==> flow/design.v <==
module Decoder (
input  wire [1:0] IN ,
output reg  [3:0] OUT
);
always @(*)
  begin
  OUT = 4'b0000 ;
    case (IN)
     2'b00 : OUT = 4'b0001 ;
     2'b01 : OUT = 4'b0010 ;          
     2'b10 : OUT = 4'b0100 ;     
     2'b11 : OUT = 4'b1000 ;     
   endcase
 end 
 endmodule
module ARITHMETIC_UNIT 
#( parameter IN_DATA_WIDTH = 16,
             OUT_DATA_WIDTH = 16
)
(
input  wire [IN_DATA_WIDTH-1:0]   A   ,
input  wire [IN_DATA_WIDTH-1:0]   B   ,
input  wire [1:0]                 ALU_FUNC ,
input  wire                       CLK ,
input  wire                       Arith_enable ,
output reg                        Carry_OUT,
output reg [OUT_DATA_WIDTH-1:0]   Arith_OUT,
output reg                        Arith_Flag
);
reg [OUT_DATA_WIDTH-1:0]  Arith_OUT_comb  ;
reg                       Arith_Flag_comb ;
wire                      Carry_OUT_comb  ;
always @ (posedge CLK)
 begin 
   Arith_OUT <= Arith_OUT_comb ;
   Carry_OUT <= Carry_OUT_comb ;
   Arith_Flag <= Arith_Flag_comb ;
	end
always @ (*)
 begin 
    Arith_OUT_comb = 1'b0 ;
    Arith_Flag_comb = 1'b0 ;
	if(Arith_enable)
      case (ALU_FUNC)
      2'b00 : begin
              Arith_OUT_comb = A + B ;
              Arith_Flag_comb = 1'b1 ;              
		      end
      2'b01 : begin
              Arith_OUT_comb = A - B ;
              Arith_Flag_comb = 1'b1 ;           
		      end
      2'b10 : begin
              Arith_OUT_comb = A * B ;
              Arith_Flag_comb = 1'b1 ;           
		      end
      2'b11 : begin
              Arith_OUT_comb = (B == 0) ? {IN_DATA_WIDTH{1'b1}} : A / B ;   
              Arith_Flag_comb = 1'b1 ;           
		      end
      endcase
	else
	 begin
      Arith_OUT_comb = 'b0 ;
      Arith_Flag_comb = 1'b0 ;
     end
 end
assign Carry_OUT_comb = Arith_OUT_comb [IN_DATA_WIDTH] ;
 endmodule
module LOGIC_UNIT 
#( parameter IN_DATA_WIDTH = 16 ,
             OUT_DATA_WIDTH = 16
)
(
input  wire [IN_DATA_WIDTH-1:0]  A   ,
input  wire [IN_DATA_WIDTH-1:0]  B   ,
input  wire [1:0]                ALU_FUNC ,
input  wire                      CLK ,
input  wire                      Logic_enable ,
output reg [OUT_DATA_WIDTH-1:0]  Logic_OUT,
output reg                       Logic_Flag
);
reg [OUT_DATA_WIDTH-1:0]  Logic_OUT_comb  ;
reg                       Logic_Flag_comb ;
always @ (posedge CLK)
 begin 
   Logic_OUT  <= Logic_OUT_comb ;
   Logic_Flag <= Logic_Flag_comb ;
	end
always @ (*)
 begin 
    Logic_OUT_comb = 1'b0 ;
    Logic_Flag_comb = 1'b0 ;
	if(Logic_enable)
      case (ALU_FUNC)
      2'b00 : begin
              Logic_OUT_comb = A & B ;
              Logic_Flag_comb = 1'b1 ;              
		      end
      2'b01 : begin
              Logic_OUT_comb = A | B ;
              Logic_Flag_comb = 1'b1 ;           
		      end
      2'b10 : begin
              Logic_OUT_comb = ~(A & B) ;
              Logic_Flag_comb = 1'b1 ;           
		      end
      2'b11 : begin
              Logic_OUT_comb = ~(A | B) ;
              Logic_Flag_comb = 1'b1 ;           
		      end
      endcase
	else
	 begin
      Logic_OUT_comb = 1'b0 ;
      Logic_Flag_comb = 1'b0 ;
     end
 end
 endmodule
module SHIFT_UNIT 
#( parameter IN_DATA_WIDTH = 16 ,
             OUT_DATA_WIDTH = 16
)
(
input  wire [IN_DATA_WIDTH-1:0]  A   ,
input  wire [IN_DATA_WIDTH-1:0]  B   ,
input  wire [1:0]                ALU_FUNC ,
input  wire                      CLK ,
input  wire                      Shift_enable ,
output reg  [OUT_DATA_WIDTH-1:0] Shift_OUT,
output reg                       Shift_Flag
);
reg [OUT_DATA_WIDTH-1:0]  Shift_OUT_comb  ;
reg                       Shift_Flag_comb ;
always @ (posedge CLK)
 begin 
   Shift_OUT  <= Shift_OUT_comb ;
   Shift_Flag <= Shift_Flag_comb ;
	end
always @ (*)
 begin 
    Shift_OUT_comb = 1'b0 ;
    Shift_Flag_comb = 1'b0 ;
	if(Shift_enable)
      case (ALU_FUNC)
      2'b00 : begin
              Shift_OUT_comb = A >> 1  ;
              Shift_Flag_comb = 1'b1 ;              
		      end
      2'b01 : begin
              Shift_OUT_comb = A << 1 ;
              Shift_Flag_comb = 1'b1 ;           
		      end
      2'b10 : begin
              Shift_OUT_comb = B >> 1 ;
              Shift_Flag_comb = 1'b1 ;           
		      end
      2'b11 : begin
              Shift_OUT_comb = B << 1 ;
              Shift_Flag_comb = 1'b1 ;           
		      end
      endcase
	else
	 begin
      Shift_OUT_comb = 1'b0 ;
      Shift_Flag_comb = 1'b0 ;
     end
 end
 endmodule
module CMP_UNIT 
#( parameter IN_DATA_WIDTH  = 16,
             OUT_DATA_WIDTH = 16
)
(
input  wire [IN_DATA_WIDTH-1:0]   A   ,
input  wire [IN_DATA_WIDTH-1:0]   B   ,
input  wire [1:0]                 ALU_FUNC ,
input  wire                       CLK ,
input  wire                       CMP_enable ,
output reg  [OUT_DATA_WIDTH-1:0]  CMP_OUT ,
output reg                        CMP_Flag
);
reg [OUT_DATA_WIDTH-1:0]  CMP_OUT_comb  ;
reg                       CMP_Flag_comb ;
always @ (posedge CLK)
 begin 
   CMP_OUT  <= CMP_OUT_comb ;
   CMP_Flag <= CMP_Flag_comb ;
	end
always @ (*)
 begin 
    CMP_OUT_comb = 1'b0 ;
    CMP_Flag_comb = 1'b0 ;
	if(CMP_enable)
      case (ALU_FUNC)
      2'b00 : begin
              CMP_OUT_comb = 'b0  ;
              CMP_Flag_comb = 1'b1 ;              
		      end
      2'b01 : begin
              CMP_Flag_comb = 1'b1 ;  
              if (A==B)
                CMP_OUT_comb = 'b1;
              else
                CMP_OUT_comb = 'b0;			  
		      end
      2'b10 : begin
              CMP_Flag_comb = 1'b1 ;  
              if (A>B)
                CMP_OUT_comb = 'b10;
              else
                CMP_OUT_comb = 'b0;			  
		      end
      2'b11 : begin
              CMP_Flag_comb = 1'b1 ; 
              if (A<B)
                CMP_OUT_comb = 'b11;
              else
                CMP_OUT_comb = 'b0;			  
		      end
      endcase
	else
	 begin
      CMP_OUT_comb = 'b0 ;
      CMP_Flag_comb = 1'b0 ;
     end
 end
 endmodule
module ALU_TOP 
#( parameter OP_DATA_WIDTH = 16 ,
             Arith_OUT_WIDTH = OP_DATA_WIDTH + OP_DATA_WIDTH ,            
             Logic_OUT_WIDTH = OP_DATA_WIDTH ,
             Shift_OUT_WIDTH = OP_DATA_WIDTH ,
             CMP_OUT_WIDTH = 3 
)
(
input  wire [OP_DATA_WIDTH-1:0]    A   ,
input  wire [OP_DATA_WIDTH-1:0]    B   ,
input  wire [3:0]                  ALU_FUNC ,
input  wire                        CLK ,
output wire [Arith_OUT_WIDTH-1:0]  Arith_OUT,
output wire                        Carry_OUT,
output wire                        Arith_Flag,
output wire [Logic_OUT_WIDTH-1:0]  Logic_OUT,
output wire                        Logic_Flag,
output wire [Shift_OUT_WIDTH-1:0]  Shift_OUT,
output wire                        Shift_Flag,
output wire [CMP_OUT_WIDTH-1:0]    CMP_OUT,
output wire                        CMP_Flag
);
wire                  CMP_enable ;
wire                  Shift_enable ;
wire                  Logic_enable ;
wire                  Arith_enable ;
Decoder U0 (
.IN(ALU_FUNC[3:2]),
.OUT({Shift_enable,CMP_enable,Logic_enable,Arith_enable})
);
ARITHMETIC_UNIT # ( .IN_DATA_WIDTH(OP_DATA_WIDTH), .OUT_DATA_WIDTH(Arith_OUT_WIDTH)) U0_ARITHMETIC_UNIT (
.A(A),
.B(B),
.ALU_FUNC(ALU_FUNC[1:0]),
.CLK(CLK),
.Arith_enable(Arith_enable),
.Arith_OUT(Arith_OUT),
.Carry_OUT(Carry_OUT),
.Arith_Flag(Arith_Flag)
);
LOGIC_UNIT # ( .IN_DATA_WIDTH(OP_DATA_WIDTH), .OUT_DATA_WIDTH(Logic_OUT_WIDTH)) U0_LOGIC_UNIT (
.A(A),
.B(B),
.ALU_FUNC(ALU_FUNC[1:0]),
.CLK(CLK),
.Logic_enable(Logic_enable),
.Logic_OUT(Logic_OUT),
.Logic_Flag(Logic_Flag)
);
SHIFT_UNIT # ( .IN_DATA_WIDTH(OP_DATA_WIDTH), .OUT_DATA_WIDTH(Shift_OUT_WIDTH)) U0_SHIFT_UNIT (
.A(A),
.B(B),
.ALU_FUNC(ALU_FUNC[1:0]),
.CLK(CLK),
.Shift_enable(Shift_enable),
.Shift_OUT(Shift_OUT),
.Shift_Flag(Shift_Flag)
);
CMP_UNIT # ( .IN_DATA_WIDTH(OP_DATA_WIDTH), .OUT_DATA_WIDTH(CMP_OUT_WIDTH)) U0_CMP_UNIT (
.A(A),
.B(B),
.ALU_FUNC(ALU_FUNC[1:0]),
.CLK(CLK),
.CMP_enable(CMP_enable),
.CMP_OUT(CMP_OUT),
.CMP_Flag(CMP_Flag)
);
endmodule
### From RTL to reports: ALU_TOP

The steps from the RTL of ALU_TOP to its reports follow in flow order.
Lines are those of the file above, counted from 1.
Cell names lack the library's common part.
The mark -- stands for no value.

* top module: ALU_TOP
* clock port: CLK
* standard-cell library: sky130hd
* corner: tt_025C_1v80

### Elaborated design

Counts by Yosys on the flattened word-level netlist (proc, flatten, opt, wreduce; memories kept). Register bits leave out memories and registers merged into their read ports (data or address). Print and check cells are left out.

* word-level cells: 42
* input port bits: 37
* register bits after elaboration: 72
* output and inout port bits: 72

* equal/unequal tests: 7
* bitwise logic cells: 4
* div/mod/pow operators: 1
* magnitude comparators: 2
* add/sub/neg operators: 2
* reductions and logical operators: 4
* multiply operators: 1
* multiplexer cells: 11

Operators by type and width (number)
* divider 16 x 16 -> 32 bit: 1
* multiplier 16 x 16 -> 32 bit: 1
* parallel mux 32 bit (select 4 bit): 1
* parallel mux 16 bit (select 4 bit): 2
* NOT 16 bit: 2
* two-way mux 32 bit: 1
* adder 16 x 16 -> 17 bit: 1
* subtractor 16 x 16 -> 17 bit: 1
* two-way mux 17 bit: 1
* greater-than comparator 16 bit: 1
* less-than comparator 16 bit: 1
* == test 16 bit: 1
* AND 16 bit: 1
* bitwise OR 16 bit: 1
* zero test 16 bit: 1
* parallel mux 4 bit (select 4 bit): 1
* parallel mux 3 bit (select 4 bit): 1
* == test 2 bit with constant B: 4
* == test 2 x 1 -> 1 bit with constant B: 2
* zero test 2 bit: 2
* OR reduction 4 bit: 1
* two-way mux 2 bit: 2
* two-way mux 1 bit: 2

### Logic depth

Longest topological path by Yosys (ltp), each cell counted once; first at word level (registers and memories cut), then after technology mapping (sequential cells cut; the memories' decode and read muxes count).

* depth in word-level cells: 4
* ABC_AREA: 0
* mapped depth: 471
* gate-level depth less buffers: 434

### Mapped cells and area

Source: synth_stat.txt of the flow (Yosys; design flattened, memories mapped). It holds for the ABC_AREA given above (unset counts as 0); a run with the other value may have another netlist.
Totals and module areas in this step are rounded.

* mapped cells: 4529
* buffers: 161
* mapped flip-flops: 70
* synthesis area: 33900 um^2
* area of sequential cells: 1400 um^2

Cell types
* ha_1: number 546, total area 6.83E+03 um^2
* fa_1: number 196, total area 3.92E+03 um^2
* nor2_1: number 525, total area 1970.64 um^2
* nand2_1: number 422, total area 1.58E+03 um^2
* o21a_1: number 193, total area 1448.89 um^2
* dfxtp_1: number 70, total area 1.4E+03 um^2
* a21oi_1: number 277, total area 1386.33 um^2
* xnor2_1: number 157, total area 1.38E+03 um^2
* inv_1: number 343, total area 1.29E+03 um^2
* nor3_1: number 235, total area 1.18E+03 um^2
* o31ai_1: number 113, total area 848.314 um^2
* o21ai_0: number 166, total area 830.797 um^2
* mux2_2: number 73, total area 822.038 um^2
* a21o_1: number 101, total area 758.227 um^2
* xor2_1: number 72, total area 630.605 um^2
* mux2i_1: number 41, total area 410.394 um^2
* clkbuf_1: number 97, total area 364.099 um^2
* nor2b_1: number 55, total area 344.08 um^2

Other cell types: 111; their cells: 847.
By module: a second synthesis without flattening, with its own total; a netlist apart from the flattened one above.

* cell total of the unflattened synthesis: 4623
* area total of the unflattened synthesis: 34900 um^2

Each row is one instance without its submodules.

By module
* ARITHMETIC_UNIT: times used 1, sequential area 661 um^2, area 32900 um^2, cells 4434
* LOGIC_UNIT: times used 1, sequential area 340 um^2, area 722 um^2, cells 56
* SHIFT_UNIT: times used 1, sequential area 340 um^2, area 647 um^2, cells 55
* CMP_UNIT: times used 1, sequential area 60.1 um^2, area 559 um^2, cells 74
* Decoder: times used 1, sequential area 0.0 um^2, area 26.3 um^2, cells 4
* ALU_TOP: times used 1, sequential area 0.0 um^2, area 0.0 um^2, cells 0

### Path before layout

Source: OpenSTA report_checks on the synthesized netlist (no wires, ideal clock, input and output delay 20% of the period each), path of least setup slack; recovery checks are left aside. Register names are those of the netlist, which keeps one name where synthesis merged equal registers.

* path kind: input to register
* start point: in B[1]
* end point: reg U0_ARITHMETIC_UNIT.Arith_OUT[0]
* path delay: 90.322 ns
* clock period: 105.0 ns
* launch time at the first pin: 21.000 ns
* input delay: 21.000 ns
* arrival: 111.190 ns
* path buffers: 48
* setup time: 0.132 ns
* required time: 104.868 ns
* path slack: -6.321 ns
* stages: 439
* period reached after synthesis: 111.321 ns

"path delay" is the arrival time less input delay plus setup time.
"stages": output pins that drive a net of the path, with the launching flip-flop's if there is one; two outputs of one cell count as two.
"period reached after synthesis" is the clock period less the worst setup slack; recovery checks do not enter. This is arithmetic on one report: input and output delays are still those of the set period (20% each).
The rows between start and end are the longest chain of elaborated cells between them; the timing report does not say that the signal goes this way. Where chains are equally long, one stands for them.
A line is the first line of the expression or statement that the cell stems from. Yosys adds cells for indexed reads and writes and turns some case tables into memories.

* path through: clkbuf_1 > clkinv_1 > ha_1 > o211ai_1 > nand2_1 > a311oi_1 > a21boi_2 > ha_1 > a21boi_0 > o21ai_2 > mux2_2 > ha_1 > nor3_1 > a211oi_1 > o21ai_2 > a21o_1 > ha_1 > a21o_1 > (+403 left out) > o21ai_0 > nand2b_1 > a21oi_1 > nor2b_1 > o21ai_0 > nand2b_1 > a21oi_1 > nor2b_1 > o21ai_0 > nand2b_1 > a21oi_1 > o21ai_0 > nand2_1 > o2111ai_1 > nor3_1 > nand4b_1 > nor3_1 > a221oi_2
* cells in the longest elaborated chain: 3
* elaborated cells on any way between the ends: 4
* source lines of those cells: 2
* classes of those cells: 1 x div; 2 x mux; 1 x reduce/logical

Ends and longest elaborated chain, post-synthesis
* start, declared: line 238 `input  wire [OP_DATA_WIDTH-1:0]    B   ,`
* divider 16 x 16 -> 32 bit: line 58 `Arith_OUT_comb = (B == 0) ? {IN_DATA_WIDTH{1'b1}} : A / B ;`
* two-way mux 32 bit: line 58
* parallel mux 32 bit (select 4 bit): line 44 `case (ALU_FUNC)`
* end, assigned: line 35 `Arith_OUT <= Arith_OUT_comb ;`
* end, declared: line 27 `output reg [OUT_DATA_WIDTH-1:0]   Arith_OUT,`

### Worst path after layout

From the final timing report of stored run 1: the path of least setup slack in the routed layout; clock arrival at registers is part of the times.

* path kind: input to register
* start point: in B[10]
* end point: reg U0_ARITHMETIC_UNIT.Arith_OUT[0]
* input delay: 20.00 ns
* path slack: 0.75 ns
* arrival: 99.49 ns
* required time: 100.24 ns
* launch time at the first pin: 20.00 ns
* stages: 416
* path buffers: 15
* clock period: 100.0 ns
* setup time: 0.13 ns

The rows between start and end are the longest chain of elaborated cells between them; the timing report does not say that the signal goes this way. Where chains are equally long, one stands for them.

* path through: clkdlybuf4s50_1 > or4_4 > or4_4 > a311oi_2 > a21boi_4 > ha_4 > a21boi_4 > o21ai_4 > mux2_4 > ha_4 > nor3_2 > a211oi_2 > buf_4 > buf_4 > o211ai_1 > inv_1 > ha_4 > o211ai_1 > (+380 left out) > o21ai_1 > nand2b_1 > a21oi_2 > nor2b_1 > o21ai_1 > nand2b_1 > a21oi_1 > nor2b_1 > o21ai_1 > nand2b_1 > a21oi_2 > o21ai_0 > nand2_1 > o2111ai_1 > nor3_1 > nand4b_1 > nor3_2 > a221oi_2
* cells in the longest elaborated chain: 3
* elaborated cells on any way between the ends: 4
* source lines of those cells: 2
* classes of those cells: 1 x div; 2 x mux; 1 x reduce/logical

Ends and longest elaborated chain, after layout
* start, declared: line 238 `input  wire [OP_DATA_WIDTH-1:0]    B   ,`
* divider 16 x 16 -> 32 bit: line 58 `Arith_OUT_comb = (B == 0) ? {IN_DATA_WIDTH{1'b1}} : A / B ;`
* two-way mux 32 bit: line 58
* parallel mux 32 bit (select 4 bit): line 44 `case (ALU_FUNC)`
* end, assigned: line 35 `Arith_OUT <= Arith_OUT_comb ;`
* end, declared: line 27 `output reg [OUT_DATA_WIDTH-1:0]   Arith_OUT,`

Subject: flow runs of ALU_TOP

Hi,

Flow measurements of ALU_TOP on sky130hd: 2 stored runs with different settings, listed in no order. Input and output delays are each 20% of the period that was set; the output load is 0.01 pF.
"achieved period" = clock period - worst setup slack. The figure is calculated, with input and output delays left at 20% of the set period.
"time used up by the worst setup path" = time allowed to the worst setup path (clock period - input delay - output delay, where it has them) - its slack; a late launch clock adds to it, a late capture clock takes from it.
Measured values are rounded.

### Stored run 1

==> flow/run.sh <==
#!/bin/bash
# the make line also repeats the synthesis and layout settings of config.mk as NAME=value (left out here)
make -C /OpenROAD-flow-scripts/flow DESIGN_CONFIG=/design/flow/config.mk WORK_HOME=/design/flow/orfs CLKGATE_MAP_FILE= finish
==> flow/config.mk <==
export PLATFORM = sky130hd
export DESIGN_NAME = ALU_TOP
export DESIGN_NICKNAME = ALU_TOP
export VERILOG_FILES = /design/flow/design.v
export SDC_FILE = /design/flow/constraint.sdc
export NUM_CORES = 4
export LEC_CHECK = 0
export CAP_MARGIN = 20
export CORE_MARGIN = 2
export CORE_UTILIZATION = 56
export CTS_CLUSTER_DIAMETER = 112
export CTS_CLUSTER_SIZE = 38
export HOLD_SLACK_MARGIN = 0.14
export MIN_ROUTING_LAYER = met1
export PLACE_DENSITY_LB_ADDON = 0.06
export SETUP_SLACK_MARGIN = 0.1
export SLEW_MARGIN = 20
export TNS_END_PERCENT = 80
==> flow/constraint.sdc <==
create_clock -name core_clock -period 100.0 [get_ports {CLK}]
set_input_delay 20.0000 -clock core_clock [delete_from_list [all_inputs] [get_ports {CLK}]]
set_output_delay 20.0000 -clock core_clock [all_outputs]
set_load 0.01 [all_outputs]

Results of stored run 1:
- Cell area after synthesis: 33,900 um^2
- Overall die area: 62,500 um^2
- Standard-cell area after routing: 40,900 um^2
- Post-route utilization: 68.0%
- Worst setup slack after layout: 0.752 ns
- Final setup TNS: 0.000 ns
- Final worst hold slack: 20.0 ns
- Achieved period: 99.248 ns
- Time used up by the worst setup path: 79.25 ns
- Worst setup path type: input to register

### Stored run 2

==> flow/run.sh <==
#!/bin/bash
# the make line also repeats the synthesis and layout settings of config.mk as NAME=value (left out here)
make -C /OpenROAD-flow-scripts/flow DESIGN_CONFIG=/design/flow/config.mk WORK_HOME=/design/flow/orfs CLKGATE_MAP_FILE= finish
==> flow/config.mk <==
export PLATFORM = sky130hd
export DESIGN_NAME = ALU_TOP
export DESIGN_NICKNAME = ALU_TOP
export VERILOG_FILES = /design/flow/design.v
export SDC_FILE = /design/flow/constraint.sdc
export NUM_CORES = 4
export LEC_CHECK = 0
export CAP_MARGIN = 5
export CELL_PAD_IN_SITES_DETAIL_PLACEMENT = 1
export CELL_PAD_IN_SITES_GLOBAL_PLACEMENT = 3
export CORE_MARGIN = 7
export CORE_UTILIZATION = 56
export CTS_CLUSTER_DIAMETER = 66
export CTS_CLUSTER_SIZE = 73
export GPL_ROUTABILITY_DRIVEN = 0
export HOLD_SLACK_MARGIN = 0.14
export MAX_ROUTING_LAYER = met4
export MIN_ROUTING_LAYER = met1
export PLACE_DENSITY_LB_ADDON = 0.17
export SETUP_SLACK_MARGIN = 0.1
export SLEW_MARGIN = 20
export TNS_END_PERCENT = 80
==> flow/constraint.sdc <==
create_clock -name core_clock -period 100.0 [get_ports {CLK}]
set_input_delay 20.0000 -clock core_clock [delete_from_list [all_inputs] [get_ports {CLK}]]
set_output_delay 20.0000 -clock core_clock [all_outputs]
set_load 0.01 [all_outputs]

Outcome of stored run 2: not finished: placement ended with error FLW-0024

Regards
